==> flow/design.v <==
module divider(
    input logic [15:0]  dividend,
    output logic [15:0] quotient,
    output logic [15:0] remainder
);
    localparam logic[15:0] MAGIC = 16'h000047AF;
    logic [31:0]           temp;
    logic [31:0]           q;
    logic [15:0]           diff, t;
    assign temp = MAGIC * dividend[14:0];
    assign q = temp[31:16];
    assign diff = (dividend[14:0] - q) >> 1;
    assign t = diff + q;
    assign quotient = t >> 6;
    assign remainder[14:0] = dividend[14:0] - ((quotient << 6) + (quotient << 5) + (quotient << 2));
    assign remainder[15] = dividend[15];
endmodule
module input_circuit(
    input logic clk,
    input logic rst_n,
    input logic init_i,
    input logic stop_i,
    input logic [15:0] data_i,
    input logic valid_1,
    output logic ready_1,
    output logic [15:0] data_o,
    output logic valid_2,
    input  logic ready_2,
    output logic[15:0] total_num_turns_o
);
    logic[15:0] skid_buffer;
    logic       skid_buffer_empty;
    logic       r_init;
    logic       t1_done, t2_done;
    assign t1_done = ready_1 && valid_1;
    assign t2_done = ready_2 && valid_2;
    always_ff @(posedge clk) begin
        if(!rst_n) begin
            ready_1 <= 0;
        end
        else begin
            if(r_init)
              ready_1 <= !t1_done;
            else begin
                if(!stop_i) begin
                    if(skid_buffer_empty) begin
                        if((!valid_2) || t2_done)
                          ready_1 <= 1;
                        else ready_1 <= 0;
                    end else ready_1 <= 0;
                end
                else
                    ready_1 <= 0;
            end
        end
    end
    always_ff @(posedge clk) begin
        if(!rst_n) begin
            valid_2 <= 0;
        end
        else begin
            if(r_init)
              valid_2 <= 0;
            else begin
                if(t2_done) begin
                    if(skid_buffer_empty) begin
                        if(t1_done) begin
                            data_o <= data_i;
                            valid_2 <= 1;
                        end
                        else begin
                            valid_2 <= 0;
                        end
                    end
                    else begin
                        data_o <= skid_buffer;
                        valid_2 <= 1;
                    end
                end
                else if(!valid_2) begin
                    if(t1_done) begin
                        data_o <= data_i;
                        valid_2 <= 1;
                    end
                end
            end
        end
    end
    always_ff @(posedge clk) begin
        if(!rst_n) begin
            r_init <= 0;
            skid_buffer_empty <= 1;
        end
        else begin
            if(r_init) begin
                if(t1_done) begin
                    r_init <= 0;
                    total_num_turns_o <= data_i;
                end
            end
            else begin
                if(init_i)
                    r_init <= 1;
                if(t1_done && valid_2 && !t2_done) begin
                    skid_buffer <= data_i;
                    skid_buffer_empty <= 0;
                end
                else if(!t1_done && t2_done && !skid_buffer_empty) begin
                    skid_buffer_empty <= 1;
                end
            end
        end
    end
endmodule
module dial_solver(
        input logic [15:0] val,
        input logic        valid_i,
        input logic        clk,
        input logic        rst_n,
        input logic [15:0] full_turns,
        output logic       ready,
        output logic       valid,
        output logic [31:0] password
);
    logic signed[31:0] dial;
    logic signed[31:0] old_dial;
    logic [15:0] rval;
    typedef enum logic {
        LEFT = 0,
        RIGHT = 1
    } turn_t;
    typedef enum logic[2:0]{
        IDLE,
        READY,
        CHECK_TURN,
        R_END,
        L_END
    }state_t;
    logic turn;
    state_t state;
    assign turn = rval[15];
    always_ff @(posedge clk) begin
        if(!rst_n) begin
            ready <= 0;
            password <= 0;
            dial <= 50;
            state <= IDLE;
        end
        else begin
            unique case(state)
                IDLE: begin
                    ready <= 1;
                    state <= READY;
                end
                READY: begin
                    if(valid_i) begin
                      old_dial <= dial;
                      password <= password + full_turns;
                      rval <= val;
                      state <= CHECK_TURN;
                      ready <= 0;
                    end
                end
                CHECK_TURN: begin
                    if(turn == RIGHT) begin
                      dial <= dial + rval[14:0];
                      state <= R_END;
                    end
                    else begin
                      dial <= dial - rval[14:0];
                      state <= L_END;
                    end
                end
                R_END: begin
                    if(dial > 99) begin
                        dial <= dial - 100;
                        password <= password + 1;
                    end
                    state <= READY;
                    ready <= 1;
                end
                L_END: begin
                    if(dial < 0) begin
                      dial <= dial + 100;
                    end
                    if((dial < 0 || dial == 0) && old_dial != 0)
                        password <= password + 1;
                    state <= READY;
                    ready <= 1;
                end
            endcase
        end
    end
endmodule
module top(input logic [15:0]  data_i,
           input logic         valid_i,
           input logic         clk,
           input logic         rst_n,
           output logic        ready_o,
           output logic valid_o,
           output logic [31:0] password_o);
    logic [15:0] dividend;
    logic [15:0] quotient;
    logic [15:0] remainder;
    logic        init;
    logic        stop;
    logic [31:0] turns;
    logic        ready1;
    logic        valid2, ready2;
    logic        valid3;
    logic [15:0] cnt;
    logic [15:0] total_num_turns;
    typedef enum logic[2:0] {
        IDLE,
        CHECK_TOTAL_CNT,
        ACTIVE,
        WAIT1,
        WAIT2,
        DONE
    }state_t;
    state_t state;
    always_ff @(posedge clk) begin
        if(!rst_n) begin
            state <= IDLE;
            valid_o <= 0;
            init <= 1;
            stop <= 1;
            cnt <= 0;
        end
        else begin
            unique case(state)
                IDLE: begin
                    if(valid_i && ready_o) begin
                        init <= 0;
                        state <= CHECK_TOTAL_CNT;
                    end
                end
                CHECK_TOTAL_CNT: begin
                    if(cnt == total_num_turns) begin
                        state <= DONE;
                    end
                    else begin
                        state <= ACTIVE;
                        stop <= 0;
                        init <= 0;
                    end
                end
                ACTIVE:begin
                    if(ready_o && valid_i) begin
                        cnt <= cnt + 1;
                        if(cnt + 1 == total_num_turns) begin
                            state <= WAIT1;
                            stop <= 1;
                        end
                    end
                end
                WAIT1: begin
                    state <= WAIT2;
                end
                WAIT2: begin
                    if(ready2 && !valid2) begin
                        valid_o <= 1;
                        state <= DONE;
                    end
                end
                DONE:begin
                    valid_o <= 0;
                    stop <= 1;
                    init <= 1;
                    state <= IDLE;
                end
            endcase
        end
    end
    input_circuit ic (
        .clk (clk),
        .rst_n (rst_n),
        .data_i (data_i),
        .valid_1 (valid_i),
        .ready_1 (ready_o),
        .data_o (dividend),
        .valid_2 (valid2),
        .ready_2 (ready2),
        .total_num_turns_o (total_num_turns),
        .init_i (init),
        .stop_i (stop));
    divider d(.dividend (dividend),
              .quotient (quotient),
              .remainder (remainder));
    dial_solver ds(.val (remainder),
                  .valid_i (valid2),
                  .clk (clk),
                  .rst_n (rst_n),
                  .ready (ready2),
                  .valid (valid_3),
                  .password (password_o),
                  .full_turns (quotient));
endmodule
Subject: tool reports on top

Hi,

Reports on top
Each step is given for the RTL above and for the edited RTL.
Lines under "original" count in the file above, lines under "edited" in the edited file.
"change": "edited" minus "original" as printed here.
Cell names lack the library's common part.
The mark - stands for no value.
- design top: top
- clock: clk
- library: sky130hd
- timing corner: tt_025C_1v80

The edit
The edit as a unified diff against the file above.
The edited RTL no longer does the same as the RTL above: the edit was made by script, with no optimisation intended.
begin of diff
@@ -255,7 +255,4 @@
                     end
                 end
-                WAIT1: begin
-                    state <= WAIT2;
-                end
                 WAIT2: begin
                     if(ready2 && !valid2) begin
end of diff

Word level
Yosys after proc, flatten, opt, wreduce and memory -nomap, before mapping. Memory bits, and registers merged into a memory's read port (data or address), are not among the register bits. Print and check cells are not counted. Equal cells are merged and count once.
- word-level totals (what ; original ; edited ; change):
    register bits after elaboration ; 190 ; 190 ; 0
    bits in latches ; 0 ; 0 ; 0
    RAM bits ; 0 ; 0 ; 0
    memory bits (read-only) ; 0 ; 0 ; 0
    clocked read ports x word width ; 0 ; 0 ; 0
    memories kept ; 0 ; 0 ; 0
    input bits ; 19 ; 19 ; 0
    output and inout port bits ; 34 ; 34 ; 0
    word-level cells ; 143 ; 142 ; -1
- cells by class (what ; original ; edited ; change):
    add/subtract/negate cells ; 12 ; 12 ; 0
    $mul ; 1 ; 1 ; 0
    div/mod/pow operators ; 0 ; 0 ; 0
    $lt $le $gt $ge ; 2 ; 2 ; 0
    equality and inequality tests ; 21 ; 20 ; -1
    shift operators ; 0 ; 0 ; 0
    multiplexer cells ; 44 ; 44 ; 0
    bitwise logic cells ; 2 ; 2 ; 0
    reduce/logical cells ; 43 ; 43 ; 0
- operators by type and width (cell ; original ; edited ; change):
    == test 3 x 2 -> 1 bit (second input constant) ; 4 ; 3 ; -1
    parallel mux 3 bit (select 6 bit) ; 1 ; 0 ; -1
    nonzero test 6 bit ; 1 ; 0 ; -1
    parallel mux 3 bit (select 5 bit) ; 0 ; 1 ; +1
    nonzero test 5 bit ; 0 ; 1 ; +1
Unchanged operator kinds not shown: 44.

Logic depth
Longest topological path by Yosys (ltp), each cell counted once; first at word level (registers and memories cut), then after technology mapping (sequential cells cut; the memories' decode and read muxes count).
- logic depth (what ; original ; edited ; change):
    word-level depth ; 6 ; 6 ; 0
    ABC_AREA ; 0 ; 0 ; -
    mapped depth ; 53 ; 54 ; +1
    gate-level depth less buffers ; 52 ; 54 ; +2

Synthesis result
Yosys stat after the flow's synthesis: flattened, memories mapped to cells. It holds for the ABC_AREA given above (unset counts as 0); a run with the other value may have another netlist.
- cell types (cell type ; original ; edited ; change):
    xor2_1 ; 85 ; 62 ; -23
    nor3_1 ; 46 ; 59 ; +13
    inv_1 ; 188 ; 199 ; +11
    xnor2_1 ; 90 ; 100 ; +10
    a31oi_1 ; 31 ; 23 ; -8
    a311oi_1 ; 13 ; 5 ; -8
    nand2_1 ; 155 ; 149 ; -6
    o21ai_0 ; 76 ; 70 ; -6
    nor2b_1 ; 17 ; 11 ; -6
    mux2i_1 ; 3 ; 9 ; +6
    a21oi_1 ; 139 ; 144 ; +5
    o21a_1 ; 30 ; 25 ; -5
    a221oi_1 ; 5 ; 0 ; -5
    a21o_1 ; 33 ; 29 ; -4
    nand4_1 ; 20 ; 16 ; -4
    a211oi_1 ; 18 ; 22 ; +4
    nand2b_1 ; 18 ; 14 ; -4
    o211ai_1 ; 13 ; 17 ; +4
Unchanged cell types not shown: 18.
Not every row of either side is listed.
- mapped netlist (what ; original ; edited ; change):
    cells in the netlist ; 2014 ; 1989 ; -25
    mapped area (um^2) ; 18151.2 ; 17824.6 ; -326.6
    area of sequential cells (um^2) ; 4864.7 ; 4804.6 ; -60.1
    flip-flops ; 195 ; 192 ; -3
    buffers ; 56 ; 50 ; -6
By module: a second synthesis without flattening, with its own total; a netlist apart from the flattened one above.
- unflattened totals (what ; original ; edited ; change):
    cell total of the unflattened synthesis ; 2197 ; 2187 ; -10
    area total of the unflattened synthesis (um^2) ; 19840.3 ; 19695.1 ; -145.2
Rows give one instance, submodules left out.
- by module, original (module ; instances ; cells ; area (um^2) ; sequential area (um^2)):
    dial_solver ; 1 ; 1094 ; 9152.5 ; 2842.7
    divider ; 1 ; 774 ; 7019.2 ; 0.0
    input_circuit ; 1 ; 126 ; 1966.9 ; 1521.5
    top ; 1 ; 203 ; 1701.6 ; 500.5
- by module, edited (module ; instances ; cells ; area (um^2) ; sequential area (um^2)):
    dial_solver ; 1 ; 1094 ; 9152.5 ; 2842.7
    divider ; 1 ; 774 ; 7019.2 ; 0.0
    input_circuit ; 1 ; 126 ; 1966.9 ; 1521.5
    top ; 1 ; 193 ; 1556.5 ; 440.4

Worst setup path after synthesis
OpenSTA on the mapped netlist: ideal clock, no wires. The path of least setup slack (recovery checks aside). Input and output delay are each 20% of the period. Register names are those of the netlist, which keeps one name where synthesis merged equal registers.
- path after synthesis (what ; original ; edited ; change):
    kind ; register to register ; register to register ; -
    from ; reg ic.data_o[5] ; reg ic.data_o[4] ; -
    to ; reg ds.rval[14] ; reg ds.rval[14] ; -
    clock period (ns) ; 13.0 ; 13.0 ; 0.0
    setup time (ns) ; 0.268 ; 0.268 ; 0.000
    time at the first pin (ns) ; 0.000 ; 0.000 ; 0.000
    arrival (ns) ; 12.233 ; 12.054 ; -0.179
    data required time (ns) ; 12.732 ; 12.732 ; 0.000
    setup slack (ns) ; 0.499 ; 0.678 ; +0.179
    path delay (ns) ; 12.501 ; 12.322 ; -0.179
    driving pins on the path ; 51 ; 52 ; +1
    path buffers ; 1 ; 0 ; -1
    synthesis period reached (ns) ; 12.501 ; 12.322 ; -0.179
"path delay" is the arrival time less input delay plus setup time.
"driving pins on the path": output pins that drive a net of the path, with the launching flip-flop's if there is one; two outputs of one cell count as two.
"synthesis period reached" is the clock period less the worst setup slack; recovery checks do not enter. This is arithmetic on one report: input and output delays are still those of the set period (20% each).
Between the ends stands the longest chain of elaborated cells between them, by number of cells; it is not shown to be the way that was timed. Of several equally long chains one is given.
A line is the first line of the expression or statement that the cell stems from. Yosys adds cells for indexed reads and writes and turns some case tables into memories.
A register here has more assigning lines than the two given.
Between the ends, after synthesis, original:
- cell sequence: edfxtp_1 > buf_1 > inv_1 > fa_1 > fa_1 > inv_1 > fa_1 > fa_1 > fa_1 > inv_1 > fa_1 > inv_1 > ha_1 > a2111oi_0 > a21bo_2 > a21o_1 > a311o_1 > xnor2_1 > [... 15 more ...] > xnor2_1 > fa_1 > inv_1 > fa_1 > inv_1 > ha_1 > o21a_1 > o21a_1 > o21ai_0 > nand2b_1 > and2_1 > o21a_1 > o21a_1 > o21ai_0 > nand2b_1 > a21oi_1 > xnor2_1 > xnor3_1
- length of the longest elaborated chain: 6
- noted elaborated cells on any way between the ends: 6
- noted source lines of those cells: 4
- those cells by class: 5 x add/sub; 1 x mul
- ends and longest elaborated chain, after synthesis, original (what ; RTL line ; RTL):
    start, declared ; 26 ; output logic [15:0] data_o,
    start, assigned ; 68 ; data_o <= data_i;
    start, assigned ; 76 ; data_o <= skid_buffer;
    multiplier 15 x 15 -> 30 bit ; 10 ; assign temp = MAGIC * dividend[14:0];
    subtractor 15 x 16 -> 17 bit ; 12 ; assign diff = (dividend[14:0] - q) >> 1;
    adder 16 x 14 -> 16 bit ; 13 ; assign t = diff + q;
    adder 15 bit ; 15 ; assign remainder[14:0] = dividend[14:0] - ((quotient << 6) + (quotient << 5) + (quotient << 2));
    adder 15 x 12 -> 15 bit ; 15 ;
    subtractor 15 bit ; 15 ;
    end, assigned ; 159 ; rval <= val;
    end, declared ; 127 ; logic [15:0] rval;
Between the ends, after synthesis, edited:
- cell sequence: edfxtp_1 > clkinv_1 > fa_1 > fa_1 > inv_1 > fa_1 > fa_1 > fa_1 > inv_1 > fa_1 > inv_1 > ha_1 > a21oi_1 > o21ai_1 > a2111oi_2 > o21ai_0 > a21oi_1 > xnor2_1 > [... 16 more ...] > and2_1 > nand3_1 > and3b_1 > xor2_2 > inv_1 > xnor2_1 > ha_1 > inv_1 > fa_1 > inv_1 > ha_1 > o21a_1 > o21a_1 > o21a_1 > o21a_1 > nor2_1 > xnor2_1 > xnor3_1
- length of the longest elaborated chain: 6
- noted elaborated cells on any way between the ends: 6
- noted source lines of those cells: 4
- those cells by class: 5 x add/sub; 1 x mul
- ends and longest elaborated chain, after synthesis, edited (what ; RTL line ; RTL):
    start, declared ; 26 ; output logic [15:0] data_o,
    start, assigned ; 68 ; data_o <= data_i;
    start, assigned ; 76 ; data_o <= skid_buffer;
    multiplier 15 x 15 -> 30 bit ; 10 ; assign temp = MAGIC * dividend[14:0];
    subtractor 15 x 16 -> 17 bit ; 12 ; assign diff = (dividend[14:0] - q) >> 1;
    adder 16 x 14 -> 16 bit ; 13 ; assign t = diff + q;
    adder 15 bit ; 15 ; assign remainder[14:0] = dividend[14:0] - ((quotient << 6) + (quotient << 5) + (quotient << 2));
    adder 15 x 12 -> 15 bit ; 15 ;
    subtractor 15 bit ; 15 ;
    end, assigned ; 159 ; rval <= val;
    end, declared ; 127 ; logic [15:0] rval;

Timing after layout
Path of least setup slack in the final report of each run of set A (OpenROAD, finished layout, wires in). Where an end is a register, its clock arrival counts in the times.
- path post-layout (what ; original ; edited ; change):
    kind ; register to register ; register to register ; -
    from ; reg ic.data_o[4] ; reg ic.data_o[4] ; -
    to ; reg ds.rval[14] ; reg ds.rval[14] ; -
    clock period (ns) ; 12.6 ; 12.6 ; 0.0
    setup time (ns) ; 0.25 ; 0.25 ; 0.00
    time at the first pin (ns) ; 0.46 ; 0.46 ; 0.00
    arrival (ns) ; 12.24 ; 12.19 ; -0.05
    data required time (ns) ; 12.80 ; 12.81 ; +0.01
    setup slack (ns) ; 0.56 ; 0.63 ; +0.07
    driving pins on the path ; 50 ; 52 ; +2
    path buffers ; 0 ; 1 ; +1
Between the ends stands the longest chain of elaborated cells between them, by number of cells; it is not shown to be the way that was timed. Of several equally long chains one is given.
A register here has more assigning lines than the two given.
Between the ends, post-layout, original:
- cell sequence: edfxtp_1 > inv_2 > fa_1 > fa_1 > inv_1 > fa_1 > fa_1 > fa_1 > inv_1 > fa_1 > inv_1 > ha_1 > a2111oi_4 > a21bo_4 > a21o_1 > a311o_1 > xnor2_2 > ha_1 > [... 14 more ...] > xnor2_2 > fa_1 > inv_1 > fa_1 > inv_1 > ha_1 > o21a_1 > o21a_1 > o21ai_1 > nand2b_1 > and2_1 > o21a_1 > o21a_1 > o21ai_1 > nand2b_1 > a21oi_2 > xnor2_1 > xnor3_1
- length of the longest elaborated chain: 6
- noted elaborated cells on any way between the ends: 6
- noted source lines of those cells: 4
- those cells by class: 5 x add/sub; 1 x mul
- ends and longest elaborated chain, post-layout, original (what ; RTL line ; RTL):
    start, declared ; 26 ; output logic [15:0] data_o,
    start, assigned ; 68 ; data_o <= data_i;
    start, assigned ; 76 ; data_o <= skid_buffer;
    multiplier 15 x 15 -> 30 bit ; 10 ; assign temp = MAGIC * dividend[14:0];
    subtractor 15 x 16 -> 17 bit ; 12 ; assign diff = (dividend[14:0] - q) >> 1;
    adder 16 x 14 -> 16 bit ; 13 ; assign t = diff + q;
    adder 15 bit ; 15 ; assign remainder[14:0] = dividend[14:0] - ((quotient << 6) + (quotient << 5) + (quotient << 2));
    adder 15 x 12 -> 15 bit ; 15 ;
    subtractor 15 bit ; 15 ;
    end, assigned ; 159 ; rval <= val;
    end, declared ; 127 ; logic [15:0] rval;
Between the ends, post-layout, edited:
- cell sequence: edfxtp_1 > clkinv_1 > fa_1 > fa_1 > inv_1 > fa_1 > fa_1 > fa_1 > inv_1 > fa_1 > inv_1 > ha_1 > a21oi_1 > o21ai_2 > a2111oi_4 > o21ai_2 > a21oi_2 > xnor2_2 > [... 16 more ...] > and2_1 > nand3_1 > and3b_1 > xor2_2 > inv_1 > xnor2_1 > ha_1 > inv_1 > fa_1 > inv_1 > ha_1 > o21a_1 > o21a_1 > o21a_1 > o21a_1 > nor2_1 > xnor2_1 > xnor3_1
- length of the longest elaborated chain: 6
- noted elaborated cells on any way between the ends: 6
- noted source lines of those cells: 4
- those cells by class: 5 x add/sub; 1 x mul
- ends and longest elaborated chain, post-layout, edited (what ; RTL line ; RTL):
    start, declared ; 26 ; output logic [15:0] data_o,
    start, assigned ; 68 ; data_o <= data_i;
    start, assigned ; 76 ; data_o <= skid_buffer;
    multiplier 15 x 15 -> 30 bit ; 10 ; assign temp = MAGIC * dividend[14:0];
    subtractor 15 x 16 -> 17 bit ; 12 ; assign diff = (dividend[14:0] - q) >> 1;
    adder 16 x 14 -> 16 bit ; 13 ; assign t = diff + q;
    adder 15 bit ; 15 ; assign remainder[14:0] = dividend[14:0] - ((quotient << 6) + (quotient << 5) + (quotient << 2));
    adder 15 x 12 -> 15 bit ; 15 ;
    subtractor 15 bit ; 15 ;
    end, assigned ; 159 ; rval <= val;
    end, declared ; 127 ; logic [15:0] rval;

Layout results
Runs of the flow (Yosys, OpenROAD) on both versions; the two runs of a pair have the same settings. The constraints put input and output delay at 20% of the set period each and load the outputs with 0.01 pF.
Flow settings, set A:
- noted CORE_UTILIZATION: 40
- noted PLACE_DENSITY: 0.6
- period_ns: 12.6
- noted CAP_MARGIN: 20
- noted CORE_MARGIN: 2
- SLEW_MARGIN at 20
- measured results, set A (what ; original ; edited ; change):
    chip area in the Yosys report (um^2) ; 18151.2 ; 17824.6 ; -326.6
    die outline area (um^2) ; 47097.7 ; 46265.9 ; -831.8
    standard-cell area of the final layout (um^2) ; 20394.6 ; 20103.0 ; -291.6
    final utilization ; 0.452 ; 0.456 ; +0.004
    worst setup slack after layout (ns) ; 0.559 ; 0.626 ; +0.067
    final setup TNS (ns) ; 0.000 ; 0.000 ; 0.000
    lowest hold slack (ns) ; 0.448 ; 0.462 ; +0.014
    achieved clock period (ns) ; 12.041 ; 11.974 ; -0.067
Flow settings, set B:
- ABC_AREA at 1
- noted CAP_MARGIN: 25
- CELL_PAD_IN_SITES_DETAIL_PLACEMENT at 1
- CELL_PAD_IN_SITES_GLOBAL_PLACEMENT: 0
- CORE_ASPECT_RATIO: 0.58
- noted CORE_MARGIN: 4
- noted CORE_UTILIZATION: 28
- CTS_CLUSTER_SIZE: 80
- noted PLACE_DENSITY_LB_ADDON: 0.26
- SETUP_SLACK_MARGIN: -0.53
- noted TNS_END_PERCENT: 90
- period_ns: 12.9
- SLEW_MARGIN at 20
- measured results, set B (what ; original ; edited ; change):
    chip area in the Yosys report (um^2) ; 18914.4 ; 18896.9 ; -17.5
    die outline area (um^2) ; 71929.7 ; 71863.6 ; -66.1
    standard-cell area of the final layout (um^2) ; 21211.6 ; 21095.2 ; -116.4
    final utilization ; 0.318 ; 0.316 ; -0.002
    worst setup slack after layout (ns) ; 0.890 ; 0.720 ; -0.170
    final setup TNS (ns) ; 0.000 ; 0.000 ; 0.000
    lowest hold slack (ns) ; 0.453 ; 0.460 ; +0.007
    achieved clock period (ns) ; 12.010 ; 12.180 ; +0.170
"achieved clock period": clock period set for the run, less the worst setup slack. It is reckoned from that one timing run; input and output delays stay at 20% of the period that was set.

Regards
